==> flow/design.v <==
module atan
(
    input                       clk         ,
    input                       rst_n       ,
    input                       trig        ,
    output                      vld         ,
    input       signed  [16:0]  para_in     ,
    output  reg signed  [11:0]  atany            
);
reg                     run_latch   ;
reg             [3:0]   cnt         ;
reg     signed  [18:0]  tmp1        ;
reg     signed  [18:0]  tmp2        ;
wire    signed  [19:0]  y0          ;
reg     signed  [19:0]  xr          ;
reg     signed  [19:0]  yr          ;
reg     signed  [19:0]  x2          ;
reg     signed  [19:0]  y2          ;
always @(posedge clk or negedge rst_n)
begin
    if (!rst_n)
        run_latch <= 1'b0;
    else
    begin
        if (trig)
            run_latch <= 1'b1;
        else if (cnt == 4'd9)
            run_latch <= 1'b0;
    end
end
always @(posedge clk or negedge rst_n)
begin
    if (!rst_n)
        cnt <= 4'd0;
    else
    begin
        if (run_latch)
            cnt <= cnt + 4'd1;
        else
            cnt <= 4'd0;
    end
end
assign vld = (cnt == 4'd10);
assign y0 = para_in<<2;
always @(*)
begin
    if (run_latch)
    begin
        case(cnt)
            4'd0:
            begin
                tmp1 = y2>>>1;
                tmp2 = x2>>>1;
            end
            4'd1:
            begin
                tmp1 = y2>>>2;
                tmp2 = x2>>>2;
            end
            4'd2:
            begin
                tmp1 = y2>>>3;
                tmp2 = x2>>>3;
            end
            4'd3:
            begin
                tmp1 = y2>>>4;
                tmp2 = x2>>>4;
            end
            4'd4:
            begin
                tmp1 = y2>>>5;
                tmp2 = x2>>>5;
            end
            4'd5:
            begin
                tmp1 = y2>>>6;
                tmp2 = x2>>>6;
            end
            4'd6:
            begin
                tmp1 = y2>>>7;
                tmp2 = x2>>>7;
            end
            4'd7:
            begin
                tmp1 = y2>>>8;
                tmp2 = x2>>>8;
            end
            4'd8:
            begin
                tmp1 = y2>>>9;
                tmp2 = x2>>>9;
            end
            4'd9:
            begin
                tmp1 = y2>>>10;
                tmp2 = x2>>>10;
            end
            default:     
            begin
                tmp1 = 19'd0;
                tmp2 = 19'd0;
            end
        endcase
    end
    else
    begin
        tmp1 = 19'd0;
        tmp2 = 19'd0;
    end
end
always @(*)
begin
    if (run_latch)
    begin
        if ((x2[19] == y2[19]) | (x2 == 20'd0) | (y2 == 20'd0))
        begin
            xr = x2 + tmp1;
            yr = y2 - tmp2;
        end
        else
        begin
            xr = x2 - tmp1;
            yr = y2 + tmp2;
        end
    end
    else
    begin
        xr = 20'd0;
        yr = 20'd0;
    end
end
always @(posedge clk or negedge rst_n)
begin
    if (!rst_n)
    begin
        x2 <= 20'd0;
        y2 <= 20'd0;
    end
    else
    begin
        if (trig)
        begin
            if (~para_in[16]) 
            begin
                x2 <= 20'd1024 + y0;
                y2 <= y0 - 20'd1024;
            end
            else  
            begin
                x2 <= 20'd1024 - y0;
                y2 <= y0 + 20'd1024;
            end
        end
        else if (run_latch)
        begin
            x2 <= xr;
            y2 <= yr;
        end
    end
end
always @(posedge clk or negedge rst_n)
begin
    if (!rst_n)
        atany <= 12'd0;
    else 
    begin
        if (trig)
        begin
            if (~para_in[16]) 
                atany <= 12'd804;
            else 
                atany <= 12'd3292;
        end
        else if (run_latch)
        begin
            case (cnt)
                4'd0: 
                begin
                    if ((x2[19] == y2[19]) | (x2 == 20'd0) | (y2 == 20'd0))
                        atany <= atany + 12'd475;
                    else
                        atany <= atany - 12'd475;
                end
                4'd1: 
                begin
                    if ((x2[19] == y2[19]) | (x2 == 20'd0) | (y2 == 20'd0)) 
                        atany <= atany + 12'd251;
                    else
                        atany <= atany - 12'd251;
                end
                4'd2: 
                begin
                    if ((x2[19] == y2[19]) | (x2 == 20'd0) | (y2 == 20'd0)) 
                        atany <= atany + 12'd127;
                    else
                        atany <= atany - 12'd127;
                end
                4'd3: 
                begin
                    if ((x2[19] == y2[19]) | (x2 == 20'd0) | (y2 == 20'd0))
                        atany <= atany + 12'd64;
                    else
                        atany <= atany - 12'd64;
                end
                4'd4: 
                begin
                    if ((x2[19] == y2[19]) | (x2 == 20'd0) | (y2 == 20'd0))
                        atany <= atany + 12'd32;
                    else
                        atany <= atany - 12'd32;
                end
                4'd5: 
                begin
                    if ((x2[19] == y2[19]) | (x2 == 20'd0) | (y2 == 20'd0))
                        atany <= atany + 12'd16;
                    else
                        atany <= atany - 12'd16;
                end
                4'd6: 
                begin
                    if ((x2[19] == y2[19]) | (x2 == 20'd0) | (y2 == 20'd0))
                        atany <= atany + 12'd8;
                    else
                        atany <= atany - 12'd8;
                end
                4'd7: 
                begin
                    if ((x2[19] == y2[19]) | (x2 == 20'd0) | (y2 == 20'd0))
                        atany <= atany + 12'd4;
                    else
                        atany <= atany - 12'd4;
                end
                4'd8: 
                begin
                    if ((x2[19] == y2[19]) | (x2 == 20'd0) | (y2 == 20'd0))
                        atany <= atany + 12'd2;
                    else
                        atany <= atany - 12'd2;
                end
                4'd9: 
                begin
                    if ((x2[19] == y2[19]) | (x2 == 20'd0) | (y2 == 20'd0))
                        atany <= atany + 12'd1;
                    else
                        atany <= atany - 12'd1;
                end
            endcase
        end
    end
end
endmodule
# --- From RTL to reports: atan ---
# Tool output for the design above before and after an edit, in the order of the flow.
# Lines under "orig" count in the file above, lines under "edited" in the edited file.
# "diff": "edited" minus "orig" as printed here. "change_rel_pct": 100 x difference / "orig".
# Operators: Yosys type, input widths -> output width; for muxes data width and select width s.
# Library cell names are shortened.
design:
  top: "atan"
  clock_port: "clk"
  lib: "sky130hd"
  pvt_corner: "tt_025C_1v80"

# --- Diff ---
# Unified diff, file above to edited file.
# The edited RTL no longer does the same as the RTL above: the edit was made by script, with no optimisation intended.
# begin of diff
@@ -10,5 +10,5 @@
 reg                     run_latch   ;
 reg             [3:0]   cnt         ;
-reg     signed  [18:0]  tmp1        ;
+reg     signed  [14:0]  tmp1        ;
 reg     signed  [18:0]  tmp2        ;
 wire    signed  [19:0]  y0          ;
# end of diff

# --- Elaborated design ---
# Counts by Yosys on the flattened word-level netlist (proc, flatten, opt, wreduce; memories kept). Register bits leave out memories and registers merged into their read ports (data or address). Print and check cells are left out. Cells with the same type and inputs are merged into one.
word_totals:
  columns: ["item", "orig", "edited", "diff", "change_rel_pct"]
  rows:
  - ["latch_bits", 0, 0, 0, null]
  - ["out_inout_bits", 13, 13, 0, 0.00]
  - ["clocked_rd_ports_x_width", 0, 0, 0, null]
  - ["word_cells", 82, 82, 0, 0.00]
  - ["in_bits", 20, 20, 0, 0.00]
  - ["mem_count", 0, 0, 0, null]
  - ["romBits", 0, 0, 0, null]
  - ["ramBits", 0, 0, 0, null]
  - ["reg_bits", 57, 57, 0, 0.00]
classes:
  columns: ["item", "orig", "edited", "diff", "change_rel_pct"]
  rows:
  - ["n_reduce_logical", 7, 7, 0, 0.00]
  - ["compare", 0, 0, 0, null]
  - ["n_mul", 0, 0, 0, null]
  - ["bitwise", 2, 2, 0, 0.00]
  - ["addsub", 28, 28, 0, 0.00]
  - ["shifts", 0, 0, 0, null]
  - ["div", 0, 0, 0, null]
  - ["n_mux", 29, 29, 0, 0.00]
  - ["eq_ne", 11, 11, 0, 0.00]
op_table:
  columns: ["op", "orig", "edited", "diff", "change_rel_pct"]
  rows:
  - ["$add 20x19->20", 2, 1, -1, -50.00]
  - ["$mux 19", 2, 1, -1, -50.00]
  - ["$pmux 19 s10", 2, 1, -1, -50.00]
  - ["$sub 20x19->20", 2, 1, -1, -50.00]
  - ["$add 20x15->20", 0, 1, 1, null]
  - ["$mux 15", 0, 1, 1, null]
  - ["$pmux 15 s10", 0, 1, 1, null]
  - ["$sub 20x15->20", 0, 1, 1, null]
  - ["$mux 12", 13, 13, 0, 0.00]
  - ["$mux 20", 8, 8, 0, 0.00]
  - ["$eq 4x3->1 const B", 4, 4, 0, 0.00]
  - ["$eq 4x4->1 const B", 3, 3, 0, 0.00]
  - ["$add 12x7->12 const B", 2, 2, 0, 0.00]
  - ["$eq 4x2->1 const B", 2, 2, 0, 0.00]
  - ["$logic_not 20->1", 2, 2, 0, 0.00]
  - ["$mux 1", 2, 2, 0, 0.00]
  - ["$or 1x1->1", 2, 2, 0, 0.00]
  - ["$reduce_bool 2->1", 2, 2, 0, 0.00]
  - ["$sub 12x7->12 const B", 2, 2, 0, 0.00]
  - ["$add 12x1->12 const B", 1, 1, 0, 0.00]
  - ["$add 12x2->12 const B", 1, 1, 0, 0.00]
  - ["$add 12x3->12 const B", 1, 1, 0, 0.00]
  - ["$add 12x4->12 const B", 1, 1, 0, 0.00]
  - ["$add 12x5->12 const B", 1, 1, 0, 0.00]
  - ["$add 12x6->12 const B", 1, 1, 0, 0.00]
  - ["$add 12x8->12 const B", 1, 1, 0, 0.00]
  - ["$add 12x9->12 const B", 1, 1, 0, 0.00]
  - ["$add 19x12->20 const B", 1, 1, 0, 0.00]
# Not every row of either side is listed.

# --- Logic depth ---
# Longest topological path by Yosys (ltp), each cell counted once; first at word level (registers and memories cut), then after technology mapping (sequential cells cut; the memories' decode and read muxes count).
logic_depth:
  columns: ["item", "orig", "edited", "diff", "change_rel_pct"]
  rows:
  - ["word_depth", 7, 7, 0, 0.00]
  - ["ABC_AREA", "0", "0", null, null]
  - ["ltp_mapped", 25, 26, 1, 4.00]

# --- Netlist ---
# Yosys stat after the flow's synthesis: flattened, memories mapped to cells. It holds for the ABC_AREA given above (unset counts as 0); a run with the other value may have another netlist.
by_type:
  columns: ["type", "orig", "edited", "diff", "change_rel_pct"]
  rows:
  - ["a21oi_1", 117, 142, 25, 21.37]
  - ["nor2_1", 99, 117, 18, 18.18]
  - ["a22o_1", 16, 4, -12, -75.00]
  - ["clkbuf_1", 67, 56, -11, -16.42]
  - ["a22oi_1", 45, 56, 11, 24.44]
  - ["buf_2", 18, 28, 10, 55.56]
  - ["a21o_1", 32, 23, -9, -28.12]
  - ["o21ai_1", 5, 14, 9, 180.00]
  - ["o21ai_0", 102, 110, 8, 7.84]
  - ["xor2_1", 35, 28, -7, -20.00]
  - ["mux2i_1", 29, 22, -7, -24.14]
  - ["or4_1", 7, 0, -7, -100.00]
  - ["o31ai_1", 15, 10, -5, -33.33]
  - ["a222oi_1", 14, 9, -5, -35.71]
  - ["o31a_1", 2, 7, 5, 250.00]
  - ["xnor2_1", 68, 64, -4, -5.88]
  - ["buf_6", 11, 7, -4, -36.36]
  - ["or3_1", 11, 7, -4, -36.36]
# Not every row of either side is listed.
mapped:
  columns: ["item", "orig", "edited", "diff", "change_rel_pct"]
  rows:
  - ["flip_flops", 57, 57, 0, 0.00]
  - ["mapped_area_mm2", 0.0101385, 0.0100221, -0.0001164, -1.15]
  - ["buffers", 115, 112, -3, -2.61]
  - ["cell_count", 1393, 1396, 3, 0.22]

# --- Path before layout ---
# OpenSTA on the mapped netlist: ideal clock, no wires. The path of least setup slack (recovery checks aside). Input and output delay are each 20% of the period. Register names are those of the netlist, which keeps one name where synthesis merged equal registers.
synth_timing:
  columns: ["item", "orig", "edited", "diff", "change_rel_pct"]
  rows:
  - ["path_type", "register to register", "register to register", null, null]
  - ["start", "register cnt[0]", "register cnt[0]", null, null]
  - ["end", "register x2[18]", "register x2[19]", null, null]
  - ["path_delay_ns", 5.367, 5.001, -0.366, -6.82]
  - ["driving_pins", 25, 25, 0, 0.00]
  - ["arrival_time_ns", 5.237, 4.866, -0.371, -7.08]
  - ["n_path_buf", 4, 3, -1, -25.00]
  - ["path_slack_ns", 0.633, 0.998, 0.365, null]
  - ["setup_ns", 0.130, 0.135, 0.005, null]
  - ["clock_period_ns", 6.0, 6.0, 0.0, 0.00]
  - ["synth_period_reached_ns", 5.367, 5.002, -0.365, -6.80]
# "path_delay_ns" = arrival - input delay + setup time.
# "driving_pins": output pins that drive a net of the path, with the launching flip-flop's if there is one; two outputs of one cell count as two.
# "synth_period_reached_ns" = period - worst setup slack (recovery checks aside). The figure is calculated, with input and output delays left at 20% of the set period.
# Between the ends stands the longest chain of elaborated cells between them, by number of cells; it is not shown to be the way that was timed. Of several equally long chains one is given.
# Each line given opens the expression or statement behind the cell; cells for indexed reads and writes are added by Yosys, which also makes memories of some case tables.
# A register here has more assigning lines than the two given.
synth_via_orig:
  cell_sequence: "dfrtp_1 ha_1 buf_2 nor4_1 o22ai_1 nand2_1 clkbuf_1 buf_1 nor2_1 inv_1 ha_1 clkbuf_1 nand3_1 o21ai_0 xnor2_1 o21ai_0 ha_1 or3_1 o21ai_0 a2111oi_0 o32a_1 a221o_1 a41oi_1 xor2_1 o21ai_0"
  elab_chain_cells: 7
synth_rtl_orig:
  columns: ["item", "line", "rtl"]
  rows:
  - ["start, declared", 11, "reg             [3:0]   cnt         ;"]
  - ["start, assigned", 34, "cnt <= 4'd0;"]
  - ["start, assigned", 38, "cnt <= cnt + 4'd1;"]
  - ["$eq 4x4->1", 49, "case(cnt)"]
  - ["$pmux 19 s10", 49, null]
  - ["$mux 19", 47, "if (run_latch)"]
  - ["$sub 20x19->20", 124, "xr = x2 - tmp1;"]
  - ["$mux 20", 117, "if ((x2[19] == y2[19]) | (x2 == 20'd0) | (y2 == 20'd0))"]
  - ["$mux 20", 156, "else if (run_latch)"]
  - ["$mux 20", 143, "if (trig)"]
  - ["end, assigned", 147, "x2 <= 20'd1024 + y0;"]
  - ["end, assigned", 152, "x2 <= 20'd1024 - y0;"]
  - ["end, declared", 17, "reg     signed  [19:0]  x2          ;"]
synth_via_edited:
  cell_sequence: "dfrtp_1 ha_1 buf_6 nor4_2 nor2_1 o21ai_2 clkbuf_1 buf_1 nor2_1 inv_1 ha_1 and2_0 and4_1 nand2_1 a211o_1 o21ai_1 ha_1 a21o_1 nor3_1 nor2_1 o311a_1 o31ai_1 nand2_1 a41oi_1 nand4_1"
  elab_chain_cells: 7
synth_rtl_edited:
  columns: ["item", "line", "rtl"]
  rows:
  - ["start, declared", 11, "reg             [3:0]   cnt         ;"]
  - ["start, assigned", 34, "cnt <= 4'd0;"]
  - ["start, assigned", 38, "cnt <= cnt + 4'd1;"]
  - ["$eq 4x4->1", 49, "case(cnt)"]
  - ["$pmux 15 s10", 49, null]
  - ["$mux 15", 47, "if (run_latch)"]
  - ["$sub 20x15->20", 124, "xr = x2 - tmp1;"]
  - ["$mux 20", 117, "if ((x2[19] == y2[19]) | (x2 == 20'd0) | (y2 == 20'd0))"]
  - ["$mux 20", 156, "else if (run_latch)"]
  - ["$mux 20", 143, "if (trig)"]
  - ["end, assigned", 147, "x2 <= 20'd1024 + y0;"]
  - ["end, assigned", 152, "x2 <= 20'd1024 - y0;"]
  - ["end, declared", 17, "reg     signed  [19:0]  x2          ;"]

# --- Path in the finished layout ---
# Path of least setup slack in the final report of the runs of pair A (OpenROAD, finished layout, wires in). Where an end is a register, its clock arrival counts in the times.
layout_timing:
  columns: ["item", "orig", "edited", "diff", "change_rel_pct"]
  rows:
  - ["path_type", "register to register", "register to register", null, null]
  - ["start", "register cnt[1]", "register cnt[0]", null, null]
  - ["end", "register x2[18]", "register x2[19]", null, null]
  - ["setup_ns", 0.09, 0.12, 0.03, null]
  - ["driving_pins", 20, 22, 2, 10.00]
  - ["n_path_buf", 2, 0, -2, -100.00]
  - ["clock_period_ns", 6.0, 6.0, 0.0, 0.00]
  - ["path_slack_ns", 0.43, 0.35, -0.08, null]
  - ["arrival_time_ns", 5.83, 5.87, 0.04, 0.69]
# Between the ends stands the longest chain of elaborated cells between them, by number of cells; it is not shown to be the way that was timed. Of several equally long chains one is given.
# A register here has more assigning lines than the two given.
layout_via_orig:
  cell_sequence: "dfrtp_1 inv_1 ha_2 buf_4 buf_4 a22oi_1 nand2_1 a221oi_2 nand4_1 o31a_1 o21ai_0 xor2_1 ha_1 nand2_1 a2111oi_1 o32a_1 a221o_1 a41oi_1 xor2_1 o21ai_0"
  elab_chain_cells: 7
layout_rtl_orig:
  columns: ["item", "line", "rtl"]
  rows:
  - ["start, declared", 11, "reg             [3:0]   cnt         ;"]
  - ["start, assigned", 34, "cnt <= 4'd0;"]
  - ["start, assigned", 38, "cnt <= cnt + 4'd1;"]
  - ["$eq 4x4->1", 49, "case(cnt)"]
  - ["$pmux 19 s10", 49, null]
  - ["$mux 19", 47, "if (run_latch)"]
  - ["$sub 20x19->20", 124, "xr = x2 - tmp1;"]
  - ["$mux 20", 117, "if ((x2[19] == y2[19]) | (x2 == 20'd0) | (y2 == 20'd0))"]
  - ["$mux 20", 156, "else if (run_latch)"]
  - ["$mux 20", 143, "if (trig)"]
  - ["end, assigned", 147, "x2 <= 20'd1024 + y0;"]
  - ["end, assigned", 152, "x2 <= 20'd1024 - y0;"]
  - ["end, declared", 17, "reg     signed  [19:0]  x2          ;"]
layout_via_edited:
  cell_sequence: "dfrtp_1 ha_1 a222oi_1 o21ai_0 a211oi_1 nor2_1 inv_1 ha_1 and2_0 a21oi_1 nor2_1 a21oi_1 o22ai_1 ha_1 nor4_1 a211o_1 o21ai_1 o311a_1 o31ai_1 nand2_1 a41oi_1 nand4_1"
  elab_chain_cells: 7
layout_rtl_edited:
  columns: ["item", "line", "rtl"]
  rows:
  - ["start, declared", 11, "reg             [3:0]   cnt         ;"]
  - ["start, assigned", 34, "cnt <= 4'd0;"]
  - ["start, assigned", 38, "cnt <= cnt + 4'd1;"]
  - ["$eq 4x4->1", 49, "case(cnt)"]
  - ["$pmux 15 s10", 49, null]
  - ["$mux 15", 47, "if (run_latch)"]
  - ["$sub 20x15->20", 124, "xr = x2 - tmp1;"]
  - ["$mux 20", 117, "if ((x2[19] == y2[19]) | (x2 == 20'd0) | (y2 == 20'd0))"]
  - ["$mux 20", 156, "else if (run_latch)"]
  - ["$mux 20", 143, "if (trig)"]
  - ["end, assigned", 147, "x2 <= 20'd1024 + y0;"]
  - ["end, assigned", 152, "x2 <= 20'd1024 - y0;"]
  - ["end, declared", 17, "reg     signed  [19:0]  x2          ;"]

# --- Measured runs ---
# Both versions went through the flow (Yosys, OpenROAD) with the same settings in each pair. Constraints: input delay and output delay 20% of the set period each, output load 0.01 pF.
settings_pair_A:
  CORE_UTILIZATION: 40
  period_ns: 6.0
  CAP_MARGIN: 20
  CORE_MARGIN: 2
  SLEW_MARGIN: 20
measured_pair_A:
  columns: ["item", "orig", "edited", "diff", "change_rel_pct"]
  rows:
  - ["achieved_period_ns", 5.570, 5.654, 0.084, 1.51]
  - ["setupTns_ns", 0.000, 0.000, 0.000, null]
  - ["final_hold_ws_ns", 0.531, 0.508, -0.023, null]
  - ["layout_stdcell_area_mm2", 0.0109605, 0.0108079, -0.0001526, -1.39]
  - ["die_footprint_mm2", 0.0266359, 0.026338, -0.0002979, -1.12]
  - ["finalUtil_pct", 43.8, 44.2, 0.4, null]
  - ["synthArea_mm2", 0.0101385, 0.0100221, -0.0001164, -1.15]
  - ["fin_ws_ns", 0.430, 0.346, -0.084, null]
settings_pair_B:
  ABC_AREA: 1
  CAP_MARGIN: 25
  CELL_PAD_IN_SITES_DETAIL_PLACEMENT: 1
  CORE_MARGIN: 10
  CORE_UTILIZATION: 20
  CTS_CLUSTER_DIAMETER: 79
  CTS_CLUSTER_SIZE: 34
  MAX_ROUTING_LAYER: "met5"
  PLACE_DENSITY_LB_ADDON: 0.05
  period_ns: 7.22
  SLEW_MARGIN: 20
measured_pair_B:
  columns: ["item", "orig", "edited", "diff", "change_rel_pct"]
  rows:
  - ["achieved_period_ns", 5.471, 5.871, 0.400, 7.31]
  - ["setupTns_ns", 0.000, 0.000, 0.000, null]
  - ["final_hold_ws_ns", 0.533, 0.541, 0.008, null]
  - ["layout_stdcell_area_mm2", 0.0118826, 0.011486, -0.0003966, -3.34]
  - ["die_footprint_mm2", 0.0624125, 0.0606563, -0.0017562, -2.81]
  - ["finalUtil_pct", 22.7, 22.8, 0.1, null]
  - ["synthArea_mm2", 0.0105639, 0.0102411, -0.0003228, -3.06]
  - ["fin_ws_ns", 1.749, 1.349, -0.400, null]
# "achieved_period_ns" = clock period - worst setup slack. The figure is calculated, with input and output delays left at 20% of the set period.
